==> flow/design.v <==
`timescale 1ns / 1ps
module Risc_16_bit(
 input clk,
 input rst,
 output [15:0] imem_addr,
 input  [15:0] imem_data,
 output        dmem_we,
 output [2:0]  dmem_addr,
 output [15:0] dmem_wdata
);
 wire jump,bne,beq,mem_read,mem_write,alu_src,reg_dst,mem_to_reg,reg_write;
 wire[1:0] alu_op;
 wire [3:0] opcode;
 Datapath_Unit DU
 (
  .clk(clk),
  .rst(rst),
  .imem_addr(imem_addr),
  .imem_data(imem_data),
  .trace_we(dmem_we),
  .trace_addr(dmem_addr),
  .trace_wdata(dmem_wdata),
  .jump(jump),
  .beq(beq),
  .mem_read(mem_read),
  .mem_write(mem_write),
  .alu_src(alu_src),
  .reg_dst(reg_dst),
  .mem_to_reg(mem_to_reg),
  .reg_write(reg_write),
  .bne(bne),
  .alu_op(alu_op),
  .opcode(opcode)
 );
 Control_Unit control
 (
  .opcode(opcode),
  .reg_dst(reg_dst),
  .mem_to_reg(mem_to_reg),
  .alu_op(alu_op),
  .jump(jump),
  .bne(bne),
  .beq(beq),
  .mem_read(mem_read),
  .mem_write(mem_write),
  .alu_src(alu_src),
  .reg_write(reg_write)
 );
endmodule
`timescale 1ns / 1ps
module Datapath_Unit(
 input clk,
 input rst,
 output [15:0] imem_addr,
 input  [15:0] imem_data,
 output trace_we,
 output [2:0] trace_addr,
 output [15:0] trace_wdata,
 input jump,beq,mem_read,mem_write,alu_src,reg_dst,mem_to_reg,reg_write,bne,
 input[1:0] alu_op,
 output[3:0] opcode
);
 reg  [15:0] pc_current;
 wire [15:0] pc_next,pc2;
 wire [15:0] instr;
 wire [2:0] reg_write_dest;
 wire [15:0] reg_write_data;
 wire [2:0] reg_read_addr_1;
 wire [15:0] reg_read_data_1;
 wire [2:0] reg_read_addr_2;
 wire [15:0] reg_read_data_2;
 wire [15:0] ext_im,read_data2;
 wire [2:0] ALU_Control;
 wire [15:0] ALU_out;
 wire zero_flag;
 wire [15:0] PC_j, PC_beq, PC_2beq,PC_2bne,PC_bne;
 wire beq_control;
 wire bne_control;
 wire [12:0] jump_shift;
 wire [15:0] mem_read_data;
 always @(posedge clk)
 begin 
   if (rst)
     pc_current <= 16'd0;
   else
     pc_current <= pc_next;
 end
 assign pc2 = pc_current + 16'd2;
 assign imem_addr = pc_current;
 assign instr = imem_data;
 assign jump_shift = {instr[11:0],1'b0};
 assign reg_write_dest = (reg_dst==1'b1) ? instr[5:3] :instr[8:6];
 assign reg_read_addr_1 = instr[11:9];
 assign reg_read_addr_2 = instr[8:6];
 GPRs reg_file
 (
  .clk(clk),
  .rst(rst),
  .reg_write_en(reg_write),
  .reg_write_dest(reg_write_dest),
  .reg_write_data(reg_write_data),
  .reg_read_addr_1(reg_read_addr_1),
  .reg_read_data_1(reg_read_data_1),
  .reg_read_addr_2(reg_read_addr_2),
  .reg_read_data_2(reg_read_data_2)
 );
 assign ext_im = {{10{instr[5]}},instr[5:0]};  
 alu_control ALU_Control_unit(.ALUOp(alu_op),.Opcode(instr[15:12]),.ALU_Cnt(ALU_Control));
 assign read_data2 = (alu_src==1'b1) ? ext_im : reg_read_data_2;
 ALU alu_unit(.a(reg_read_data_1),.b(read_data2),.alu_control(ALU_Control),.result(ALU_out),.zero(zero_flag));
 assign PC_beq = pc2 + {ext_im[14:0],1'b0};
 assign PC_bne = pc2 + {ext_im[14:0],1'b0};
 assign beq_control = beq & zero_flag;
 assign bne_control = bne & (~zero_flag);
 assign PC_2beq = (beq_control==1'b1) ? PC_beq : pc2;
 assign PC_2bne = (bne_control==1'b1) ? PC_bne : PC_2beq;
 assign PC_j = {pc2[15:13],jump_shift};
 assign pc_next = (jump == 1'b1) ? PC_j :  PC_2bne;
  Data_Memory dm
   (
    .clk(clk),
    .rst(rst),
    .trace_we(trace_we),
    .trace_addr(trace_addr),
    .trace_wdata(trace_wdata),
    .mem_access_addr(ALU_out),
    .mem_write_data(reg_read_data_2),
    .mem_write_en(mem_write),
    .mem_read(mem_read),
    .mem_read_data(mem_read_data)
   );
 assign reg_write_data = (mem_to_reg == 1'b1)?  mem_read_data: ALU_out;
 assign opcode = instr[15:12];
endmodule
`timescale 1ns / 1ps
module Control_Unit(
      input[3:0] opcode,
      output reg[1:0] alu_op,
      output reg jump,beq,bne,mem_read,mem_write,alu_src,reg_dst,mem_to_reg,reg_write    
    );
always @(*)
begin
 case(opcode) 
 4'b0000:  
   begin
    reg_dst = 1'b0;
    alu_src = 1'b1;
    mem_to_reg = 1'b1;
    reg_write = 1'b1;
    mem_read = 1'b1;
    mem_write = 1'b0;
    beq = 1'b0;
    bne = 1'b0;
    alu_op = 2'b00;
    jump = 1'b0;   
   end
 4'b0001: 
   begin
    reg_dst = 1'b0;
    alu_src = 1'b1;
    mem_to_reg = 1'b0;
    reg_write = 1'b0;
    mem_read = 1'b0;
    mem_write = 1'b1;
    beq = 1'b0;
    bne = 1'b0;
    alu_op = 2'b00;
    jump = 1'b0;   
   end
 4'b0010:  
   begin
    reg_dst = 1'b1;
    alu_src = 1'b0;
    mem_to_reg = 1'b0;
    reg_write = 1'b1;
    mem_read = 1'b0;
    mem_write = 1'b0;
    beq = 1'b0;
    bne = 1'b0;
    alu_op = 2'b10;
    jump = 1'b0;   
   end
 4'b0011:  
   begin
    reg_dst = 1'b1;
    alu_src = 1'b0;
    mem_to_reg = 1'b0;
    reg_write = 1'b1;
    mem_read = 1'b0;
    mem_write = 1'b0;
    beq = 1'b0;
    bne = 1'b0;
    alu_op = 2'b10;
    jump = 1'b0;   
   end
 4'b0100:  
   begin
    reg_dst = 1'b1;
    alu_src = 1'b0;
    mem_to_reg = 1'b0;
    reg_write = 1'b1;
    mem_read = 1'b0;
    mem_write = 1'b0;
    beq = 1'b0;
    bne = 1'b0;
    alu_op = 2'b10;
    jump = 1'b0;   
   end
 4'b0101:  
   begin
    reg_dst = 1'b1;
    alu_src = 1'b0;
    mem_to_reg = 1'b0;
    reg_write = 1'b1;
    mem_read = 1'b0;
    mem_write = 1'b0;
    beq = 1'b0;
    bne = 1'b0;
    alu_op = 2'b10;
    jump = 1'b0;   
   end
 4'b0110:  
   begin
    reg_dst = 1'b1;
    alu_src = 1'b0;
    mem_to_reg = 1'b0;
    reg_write = 1'b1;
    mem_read = 1'b0;
    mem_write = 1'b0;
    beq = 1'b0;
    bne = 1'b0;
    alu_op = 2'b10;
    jump = 1'b0;   
   end
 4'b0111:  
   begin
    reg_dst = 1'b1;
    alu_src = 1'b0;
    mem_to_reg = 1'b0;
    reg_write = 1'b1;
    mem_read = 1'b0;
    mem_write = 1'b0;
    beq = 1'b0;
    bne = 1'b0;
    alu_op = 2'b10;
    jump = 1'b0;   
   end
 4'b1000:  
   begin
    reg_dst = 1'b1;
    alu_src = 1'b0;
    mem_to_reg = 1'b0;
    reg_write = 1'b1;
    mem_read = 1'b0;
    mem_write = 1'b0;
    beq = 1'b0;
    bne = 1'b0;
    alu_op = 2'b10;
    jump = 1'b0;   
   end
 4'b1001:  
   begin
    reg_dst = 1'b1;
    alu_src = 1'b0;
    mem_to_reg = 1'b0;
    reg_write = 1'b1;
    mem_read = 1'b0;
    mem_write = 1'b0;
    beq = 1'b0;
    bne = 1'b0;
    alu_op = 2'b10;
    jump = 1'b0;   
   end
 4'b1011: 
   begin
    reg_dst = 1'b0;
    alu_src = 1'b0;
    mem_to_reg = 1'b0;
    reg_write = 1'b0;
    mem_read = 1'b0;
    mem_write = 1'b0;
    beq = 1'b1;
    bne = 1'b0;
    alu_op = 2'b01;
    jump = 1'b0;   
   end
 4'b1100:
   begin
    reg_dst = 1'b0;
    alu_src = 1'b0;
    mem_to_reg = 1'b0;
    reg_write = 1'b0;
    mem_read = 1'b0;
    mem_write = 1'b0;
    beq = 1'b0;
    bne = 1'b1;
    alu_op = 2'b01;
    jump = 1'b0;   
   end
 4'b1101: 
   begin
    reg_dst = 1'b0;
    alu_src = 1'b0;
    mem_to_reg = 1'b0;
    reg_write = 1'b0;
    mem_read = 1'b0;
    mem_write = 1'b0;
    beq = 1'b0;
    bne = 1'b0;
    alu_op = 2'b00;
    jump = 1'b1;   
   end   
 default: begin
    reg_dst = 1'b1;
    alu_src = 1'b0;
    mem_to_reg = 1'b0;
    reg_write = 1'b1;
    mem_read = 1'b0;
    mem_write = 1'b0;
    beq = 1'b0;
    bne = 1'b0;
    alu_op = 2'b00;
    jump = 1'b0; 
   end
 endcase
 end
endmodule
`timescale 1ns / 1ps
module alu_control(
    input [1:0] ALUOp,
    input [3:0] Opcode,
    output reg [2:0] ALU_Cnt
);
always @(*) begin
    case(ALUOp)
        2'b00: ALU_Cnt = 3'b000;  
        2'b01: ALU_Cnt = 3'b001;  
        2'b10: begin  
            case(Opcode)
                4'b0010: ALU_Cnt = 3'b000;  
                4'b0011: ALU_Cnt = 3'b001;  
                4'b0100: ALU_Cnt = 3'b010;  
                4'b0101: ALU_Cnt = 3'b011;  
                4'b0110: ALU_Cnt = 3'b100;  
                4'b0111: ALU_Cnt = 3'b101;  
                4'b1000: ALU_Cnt = 3'b110;  
                4'b1001: ALU_Cnt = 3'b111;  
                default: ALU_Cnt = 3'b000;
            endcase
        end
        default: ALU_Cnt = 3'b000;
    endcase
end
endmodule
module ALU(
 input  [15:0] a,  
 input  [15:0] b,  
 input  [2:0] alu_control, 
 output reg [15:0] result,  
 output zero
    );
always @(*)
begin 
 case(alu_control)
 3'b000: result = a + b; 
 3'b001: result = a - b; 
 3'b010: result = ~a;
 3'b011: result = a<<b;
 3'b100: result = a>>b;
 3'b101: result = a & b;
 3'b110: result = a | b; 
 3'b111: begin if (a<b) result = 16'd1;
    else result = 16'd0;
    end
 default:result = a + b; 
 endcase
end
assign zero = (result==16'd0) ? 1'b1: 1'b0;
endmodule
`timescale 1ns / 1ps
module GPRs(
 input    clk,
 input    rst,
 input    reg_write_en,
 input  [2:0] reg_write_dest,
 input  [15:0] reg_write_data,
 input  [2:0] reg_read_addr_1,
 output  [15:0] reg_read_data_1,
 input  [2:0] reg_read_addr_2,
 output  [15:0] reg_read_data_2
);
 reg [15:0] reg_array [7:0];
 integer i;
 always @ (posedge clk ) begin
   if (rst) begin
    for(i=0;i<8;i=i+1)
     reg_array[i] <= 16'd0;
   end
   else if(reg_write_en) begin
    reg_array[reg_write_dest] <= reg_write_data;
   end
 end
 assign reg_read_data_1 = reg_array[reg_read_addr_1];
 assign reg_read_data_2 = reg_array[reg_read_addr_2];
endmodule
`timescale 1ns / 1ps
module Data_Memory(
 input clk,
 input rst,
 output reg        trace_we,
 output reg [2:0]  trace_addr,
 output reg [15:0] trace_wdata,
 input [15:0]   mem_access_addr,
 input [15:0]   mem_write_data,
 input     mem_write_en,
 input mem_read,
 output [15:0]   mem_read_data
);
reg [16 - 1:0] memory [8 - 1:0];
wire [2:0] ram_addr=mem_access_addr[2:0];
integer i;
 always @(posedge clk) begin
  if (rst) begin
   for (i = 0; i < 8; i = i + 1)
    memory[i] <= 16'd0;
  end
  else if (mem_write_en)
   memory[ram_addr] <= mem_write_data;
 end
 always @(posedge clk) begin
  if (rst) begin
   trace_we    <= 1'b0;
   trace_addr  <= 3'd0;
   trace_wdata <= 16'd0;
  end
  else begin
   trace_we    <= mem_write_en;
   trace_addr  <= ram_addr;
   trace_wdata <= mem_write_data;
  end
 end
 assign mem_read_data = (mem_read==1'b1) ? memory[ram_addr]: 16'd0; 
endmodule
From RTL to reports: Risc_16_bit
Each step is given for the RTL above and for the edited RTL.
"unedited" refers to lines of the RTL above, "edited" to lines of the edited file.
"difference": "edited" minus "unedited" as printed here. "rel. change": 100 x difference / "unedited".
Library cell names are shortened.
A cell with - has no value.

set-up
  top module = Risc_16_bit
  clock input = clk
  standard-cell library = sky130hd
  timing corner = tt_025C_1v80

Edit of the RTL
Unified diff, file above to edited file.
The edited RTL no longer does the same as the RTL above: the edit was made by script, with no optimisation intended.

begin of diff
@@ -397,5 +397,5 @@
      reg_array[i] <= 16'd0;
    end
-   else if(reg_write_en) begin
+   else begin
     reg_array[reg_write_dest] <= reg_write_data;
    end
end of diff

Word level
Yosys after proc, flatten, opt, wreduce and memory -nomap, before mapping. Memory bits, and registers merged into a memory's read port (data or address), are not among the register bits. Print and check cells are not counted.
Yosys's memory passes give these memory sizes; they may raise the number of words (mostly to a power of two), join words into wider ones and drop unused or constant bits.

bit counts
  element                     unedited  edited  difference  rel. change (%)
  memory cells                4         4       0           0.00
  cells after elaboration     58        55      -3          -5.17
  register bits               36        36      0           0.00
  input bits                  18        18      0           0.00
  RAM bits                    256       256     0           0.00
  output and inout port bits  36        36      0           0.00
  memory bits (read-only)     224       224     0           0.00

operators by class
  element                           unedited  edited  difference  rel. change (%)
  add/subtract/negate cells         4         4       0           0.00
  shift-type cells                  2         2       0           0.00
  order comparisons                 1         1       0           0.00
  reductions and logical operators  3         3       0           0.00
  bitwise logic cells               6         6       0           0.00
  mux-type cells                    24        21      -3          -12.50
  eq/ne operators                   9         9       0           0.00

operator list
  kind                unedited  edited  difference  rel. change (%)
  16-bit two-way mux  10        9       -1          -10.00
  1-bit two-way mux   7         6       -1          -14.29
  3-bit two-way mux   5         4       -1          -20.00

Operator kinds equal on both sides are left out: 21.

Logic depth
Yosys ltp: most cells in a row. Word level: on the elaborated netlist, between registers, memories and ports. Mapped: between sequential cells and ports; inverters and the memories' decode and read muxes count.

depth
  element                       unedited  edited  difference  rel. change (%)
  word-level depth              10        10      0           0.00
  ABC_AREA                      0         0       -           -
  mapped depth                  25        24      -1          -4.00
  depth with buffers taken out  20        20      0           0.00

After synthesis
The flow's flattened synthesis, as Yosys stat reports it; memories are mapped. The netlist is that of the ABC_AREA named above (0 if unset); the other value can give another one.

synthesis totals
  element                            unedited  edited   difference  rel. change (%)
  sequential part of the area (um2)  8388.0    8388.0   0.0         0.00
  chip area (Yosys) (um2)            19518.7   18948.2  -570.5      -2.92
  cells in the netlist               1856      1844     -12         -0.65
  buffers                            111       113      +2          +1.80
  mapped flip-flops                  291       291      0           0.00

cell types
  cell type  unedited  edited  difference  rel. change (%)
  mux2i_1    206       124     -82         -39.81
  nor2_1     285       349     +64         +22.46
  nor2b_1    76        13      -63         -82.89
  o21ai_0    31        82      +51         +164.52
  o211ai_1   10        30      +20         +200.00
  mux4_2     35        50      +15         +42.86
  a21oi_1    48        61      +13         +27.08
  and2_1     25        12      -13         -52.00
  a31oi_1    9         22      +13         +144.44
  nand2_1    119       131     +12         +10.08
  clkbuf_1   50        61      +11         +22.00
  mux2_2     29        40      +11         +37.93
  nand2b_1   24        13      -11         -45.83
  o221ai_1   3         12      +9          +300.00
  buf_4      17        9       -8          -47.06
  a311oi_2   8         0       -8          -100.00
  a221oi_1   7         15      +8          +114.29
  inv_1      49        56      +7          +14.29

Cell types equal on both sides are left out: 16.
The list need not be complete.
The figures by module come from a second, unflattened synthesis with its own total; it is not the netlist above.

unflattened totals
  element                                  unedited  edited   difference  rel. change (%)
  cell total of the unflattened synthesis  1805      1777     -28         -1.55
  area (unflattened synthesis) (um2)       19966.6   20103.0  +136.4      +0.68

Rows give one instance, submodules left out.

by module, unedited
  module         cells  seq. area (um2)  times used  area (um2)
  GPRs           430    3843.7           1           6906.6
  Data_Memory    506    4244.1           1           6628.9
  ALU            561    0.0              1           4067.7
  Datapath_Unit  273    300.3            1           2104.5
  Control_Unit   20     0.0              1           148.9
  alu_control    15     0.0              1           110.1
  Risc_16_bit    0      0.0              1           0.0

by module, edited
  module         cells  seq. area (um2)  times used  area (um2)
  GPRs           402    3843.7           1           7043.0
  Data_Memory    506    4244.1           1           6628.9
  ALU            561    0.0              1           4067.7
  Datapath_Unit  273    300.3            1           2104.5
  Control_Unit   20     0.0              1           148.9
  alu_control    15     0.0              1           110.1
  Risc_16_bit    0      0.0              1           0.0

Worst setup path after synthesis
Source: OpenSTA report_checks on the synthesized netlist (no wires, ideal clock, input and output delay 20% of the period each), path of least setup slack; recovery checks are left aside. Register names are those of the netlist, which keeps one name where synthesis merged equal registers.

timing path post-synthesis
  element                        unedited                   edited                     difference  rel. change (%)
  path kind                      input-to-reg               input-to-reg               -           -
  start point                    input imem_data[6]         input imem_data[6]         -           -
  end point                      register DU.pc_current[4]  register DU.pc_current[3]  -           -
  stages                         23                         22                         -1          -4.35
  required time (ns)             6.312                      6.338                      +0.026      +0.41
  path delay (ns)                5.484                      5.294                      -0.190      -3.46
  path buffers                   6                          6                          0           0.00
  time at the first pin (ns)     1.280                      1.280                      0.000       0.00
  clock period (ns)              6.4                        6.4                        0.0         0.00
  setup slack (ns)               -0.365                     -0.174                     +0.191      -
  external input delay (ns)      1.280                      1.280                      0.000       0.00
  arrival (ns)                   6.676                      6.512                      -0.164      -2.46
  library setup time (ns)        0.088                      0.062                      -0.026      -
  synthesis period reached (ns)  6.765                      6.574                      -0.191      -2.82

"path delay" is the arrival time less input delay plus setup time.
"stages" counts driving pins, that of a launching flip-flop among them; a cell with two outputs on the path counts twice.
"synthesis period reached" = period - worst setup slack (recovery checks aside). The figure is calculated, with input and output delays left at 20% of the set period.
Between the ends stands the longest chain of elaborated cells between them, by number of cells; it is not shown to be the way that was timed. Of several equally long chains one is given.
A line is the first line of the expression or statement that the cell stems from. Yosys adds cells for indexed reads and writes and turns some case tables into memories.
A memory read counts as a cell of the chain, while the word-level depth stops at memories.

between the ends, post-synthesis, unedited
  path through = buf_6 > buf_6 > buf_4 > buf_1 > mux4_2 > mux2i_1 > a21o_1 > ha_1 > clkbuf_1 > nor3_1 > a221oi_1 > and3_1 > o41ai_1 > a211oi_1 > o21bai_1 > xnor2_1 > a221o_1 > a21oi_1 > and4_4 > mux2i_4 > buf_6 > nand2_1 > a311oi_2
  length of the longest elaborated chain = 11
  elaborated cells between the ends (all ways) = 19
  classes of those cells = add/sub: 2; compare: 1; shift: 2; mux: 7; logic: 5; reduce/logical: 1; memory: 1

RTL lines, path post-synthesis, unedited
  element                            RTL line  text
  start: declaration                 6         input  [15:0] imem_data,
  memory read 8 x 16 bit             392       reg [15:0] reg_array [7:0];
  16-bit two-way mux                 109       assign read_data2 = (alu_src==1'b1) ? ext_im : reg_read_data_2;
  16-bit less-than comparator        372       3'b111: begin if (a<b) result = 16'd1;
  1-bit two-way mux                  372
  16-bit case mux with 8-bit select  364       case(alu_control)
  16-bit logical NOT                 378       assign zero = (result==16'd0) ? 1'b1: 1'b0;
  1-bit two-way mux                  378
  1-bit bitwise AND                  113       assign beq_control = beq & zero_flag;
  16-bit two-way mux                 115       assign PC_2beq = (beq_control==1'b1) ? PC_beq : pc2;
  16-bit two-way mux                 116       assign PC_2bne = (bne_control==1'b1) ? PC_bne : PC_2beq;
  16-bit two-way mux                 118       assign pc_next = (jump == 1'b1) ? PC_j :  PC_2bne;
  end: assignment                    84        pc_current <= 16'd0;
  end: assignment                    86        pc_current <= pc_next;
  end: declaration                   63        reg  [15:0] pc_current;

between the ends, post-synthesis, edited
  path through = buf_6 > buf_6 > buf_4 > buf_2 > buf_1 > mux4_2 > mux2i_1 > a21o_1 > ha_1 > clkbuf_1 > o21ai_0 > o21bai_1 > a2111o_1 > o211ai_1 > o211ai_1 > o21ai_0 > o21ai_0 > nor4_1 > and3_4 > a21oi_1 > or4_1 > nand3_1
  length of the longest elaborated chain = 11
  elaborated cells between the ends (all ways) = 19
  classes of those cells = add/sub: 2; compare: 1; shift: 2; mux: 7; logic: 5; reduce/logical: 1; memory: 1

RTL lines, path post-synthesis, edited
  element                            RTL line  text
  start: declaration                 6         input  [15:0] imem_data,
  memory read 8 x 16 bit             392       reg [15:0] reg_array [7:0];
  16-bit two-way mux                 109       assign read_data2 = (alu_src==1'b1) ? ext_im : reg_read_data_2;
  16-bit less-than comparator        372       3'b111: begin if (a<b) result = 16'd1;
  1-bit two-way mux                  372
  16-bit case mux with 8-bit select  364       case(alu_control)
  16-bit logical NOT                 378       assign zero = (result==16'd0) ? 1'b1: 1'b0;
  1-bit two-way mux                  378
  1-bit bitwise AND                  113       assign beq_control = beq & zero_flag;
  16-bit two-way mux                 115       assign PC_2beq = (beq_control==1'b1) ? PC_beq : pc2;
  16-bit two-way mux                 116       assign PC_2bne = (bne_control==1'b1) ? PC_bne : PC_2beq;
  16-bit two-way mux                 118       assign pc_next = (jump == 1'b1) ? PC_j :  PC_2bne;
  end: assignment                    84        pc_current <= 16'd0;
  end: assignment                    86        pc_current <= pc_next;
  end: declaration                   63        reg  [15:0] pc_current;

Timing after layout
From the final timing report of each run of pair A: the path of least setup slack in the routed layout; clock arrival at registers is part of the times.

timing path after layout
  element                     unedited                   edited                     difference  rel. change (%)
  path kind                   input-to-reg               input-to-reg               -           -
  start point                 input imem_data[7]         input imem_data[9]         -           -
  end point                   register DU.pc_current[5]  register DU.pc_current[3]  -           -
  time at the first pin (ns)  1.27                       1.27                       0.00        0.00
  arrival (ns)                6.60                       6.51                       -0.09       -1.36
  required time (ns)          6.78                       6.81                       +0.03       +0.44
  setup slack (ns)            0.18                       0.30                       +0.12       -
  library setup time (ns)     0.09                       0.06                       -0.03       -
  path buffers                4                          4                          0           0.00
  stages                      21                         24                         +3          +14.29
  clock period (ns)           6.33                       6.33                       0.00        0.00
  external input delay (ns)   1.27                       1.27                       0.00        0.00

Between the ends stands the longest chain of elaborated cells between them, by number of cells; it is not shown to be the way that was timed. Of several equally long chains one is given.
A memory read counts as a cell of the chain, while the word-level depth stops at memories.

between the ends, after layout, unedited
  path through = clkdlybuf4s50_1 > buf_4 > nand2_1 > buf_4 > o22ai_1 > o31a_1 > ha_1 > nor2b_1 > o21ai_0 > and3_1 > o21ai_0 > a221oi_2 > o41ai_1 > o31ai_1 > o311ai_1 > nor4_1 > and4_4 > mux2i_4 > buf_12 > nand2_1 > a311oi_2
  length of the longest elaborated chain = 11
  elaborated cells between the ends (all ways) = 19
  classes of those cells = add/sub: 2; compare: 1; shift: 2; mux: 7; logic: 5; reduce/logical: 1; memory: 1

RTL lines, path after layout, unedited
  element                            RTL line  text
  start: declaration                 6         input  [15:0] imem_data,
  memory read 8 x 16 bit             392       reg [15:0] reg_array [7:0];
  16-bit two-way mux                 109       assign read_data2 = (alu_src==1'b1) ? ext_im : reg_read_data_2;
  16-bit less-than comparator        372       3'b111: begin if (a<b) result = 16'd1;
  1-bit two-way mux                  372
  16-bit case mux with 8-bit select  364       case(alu_control)
  16-bit logical NOT                 378       assign zero = (result==16'd0) ? 1'b1: 1'b0;
  1-bit two-way mux                  378
  1-bit bitwise AND                  113       assign beq_control = beq & zero_flag;
  16-bit two-way mux                 115       assign PC_2beq = (beq_control==1'b1) ? PC_beq : pc2;
  16-bit two-way mux                 116       assign PC_2bne = (bne_control==1'b1) ? PC_bne : PC_2beq;
  16-bit two-way mux                 118       assign pc_next = (jump == 1'b1) ? PC_j :  PC_2bne;
  end: assignment                    84        pc_current <= 16'd0;
  end: assignment                    86        pc_current <= pc_next;
  end: declaration                   63        reg  [15:0] pc_current;

between the ends, after layout, edited
  path through = clkdlybuf4s50_1 > nor2b_1 > a22o_1 > a221oi_1 > buf_4 > inv_1 > ha_1 > inv_1 > fa_1 > buf_4 > a21o_1 > a211oi_1 > o211a_1 > o221a_2 > o221ai_1 > a211o_1 > o211ai_1 > nand4_1 > nor4_2 > buf_4 > and3_4 > a21oi_1 > or4_1 > nand3_1
  length of the longest elaborated chain = 10
  elaborated cells between the ends (all ways) = 19
  classes of those cells = add/sub: 2; compare: 1; shift: 2; mux: 6; logic: 6; reduce/logical: 1; memory: 1

RTL lines, path after layout, edited
  element                            RTL line  text
  start: declaration                 6         input  [15:0] imem_data,
  memory read 8 x 16 bit             392       reg [15:0] reg_array [7:0];
  16-bit less-than comparator        372       3'b111: begin if (a<b) result = 16'd1;
  1-bit two-way mux                  372
  16-bit case mux with 8-bit select  364       case(alu_control)
  16-bit logical NOT                 378       assign zero = (result==16'd0) ? 1'b1: 1'b0;
  1-bit two-way mux                  378
  1-bit bitwise AND                  113       assign beq_control = beq & zero_flag;
  16-bit two-way mux                 115       assign PC_2beq = (beq_control==1'b1) ? PC_beq : pc2;
  16-bit two-way mux                 116       assign PC_2bne = (bne_control==1'b1) ? PC_bne : PC_2beq;
  16-bit two-way mux                 118       assign pc_next = (jump == 1'b1) ? PC_j :  PC_2bne;
  end: assignment                    84        pc_current <= 16'd0;
  end: assignment                    86        pc_current <= pc_next;
  end: declaration                   63        reg  [15:0] pc_current;

Layout results
Both versions went through the flow (Yosys, OpenROAD) with the same settings in each pair. Constraints: input delay and output delay 20% of the set period each, output load 0.01 pF.

flow settings, pair A
  period_ns = 6.33
  CAP_MARGIN = 20
  CORE_MARGIN = 2
  CORE_UTILIZATION = 40
  SLEW_MARGIN = 20

final reports, pair A
  element                                    unedited  edited    difference  rel. change (%)
  power consumption (W)                      0.00714   0.006925  -0.000215   -3.01
  smallest setup slack (ns)                  0.182     0.302     +0.120      -
  total negative slack on setup checks (ns)  0.000     0.000     0.000       -
  std-cell area (final layout) (um2)         23941.7   23279.8   -661.9      -2.76
  die area (um2)                             50580.0   49126.5   -1453.5     -2.87
  worst hold slack in the final report (ns)  0.658     0.653     -0.005      -
  Yosys chip area after synthesis (um2)      19518.7   18948.2   -570.5      -2.92

flow settings, pair B
  CAP_MARGIN = 40
  CELL_PAD_IN_SITES_GLOBAL_PLACEMENT = 0
  CORE_MARGIN = 9
  CORE_UTILIZATION = 29
  GPL_ROUTABILITY_DRIVEN = 0
  GPL_TIMING_DRIVEN = 1
  SETUP_SLACK_MARGIN = -0.18
  period_ns = 5.23
  SLEW_MARGIN = 20

final reports, pair B
  element                                    unedited  edited    difference  rel. change (%)
  power consumption (W)                      0.008726  0.008679  -0.000047   -0.54
  smallest setup slack (ns)                  -0.005    -0.026    -0.021      -
  total negative slack on setup checks (ns)  -0.007    -0.073    -0.066      -
  std-cell area (final layout) (um2)         25826.0   24577.3   -1248.7     -4.84
  die area (um2)                             76970.2   74865.2   -2105.0     -2.73
  worst hold slack in the final report (ns)  0.635     0.696     +0.061      -
  Yosys chip area after synthesis (um2)      19518.7   18948.2   -570.5      -2.92

By "power consumption" is meant OpenSTA's value without simulated activity: inputs other than the clock are taken to toggle once in ten clock periods, and the tool carries that through the logic.
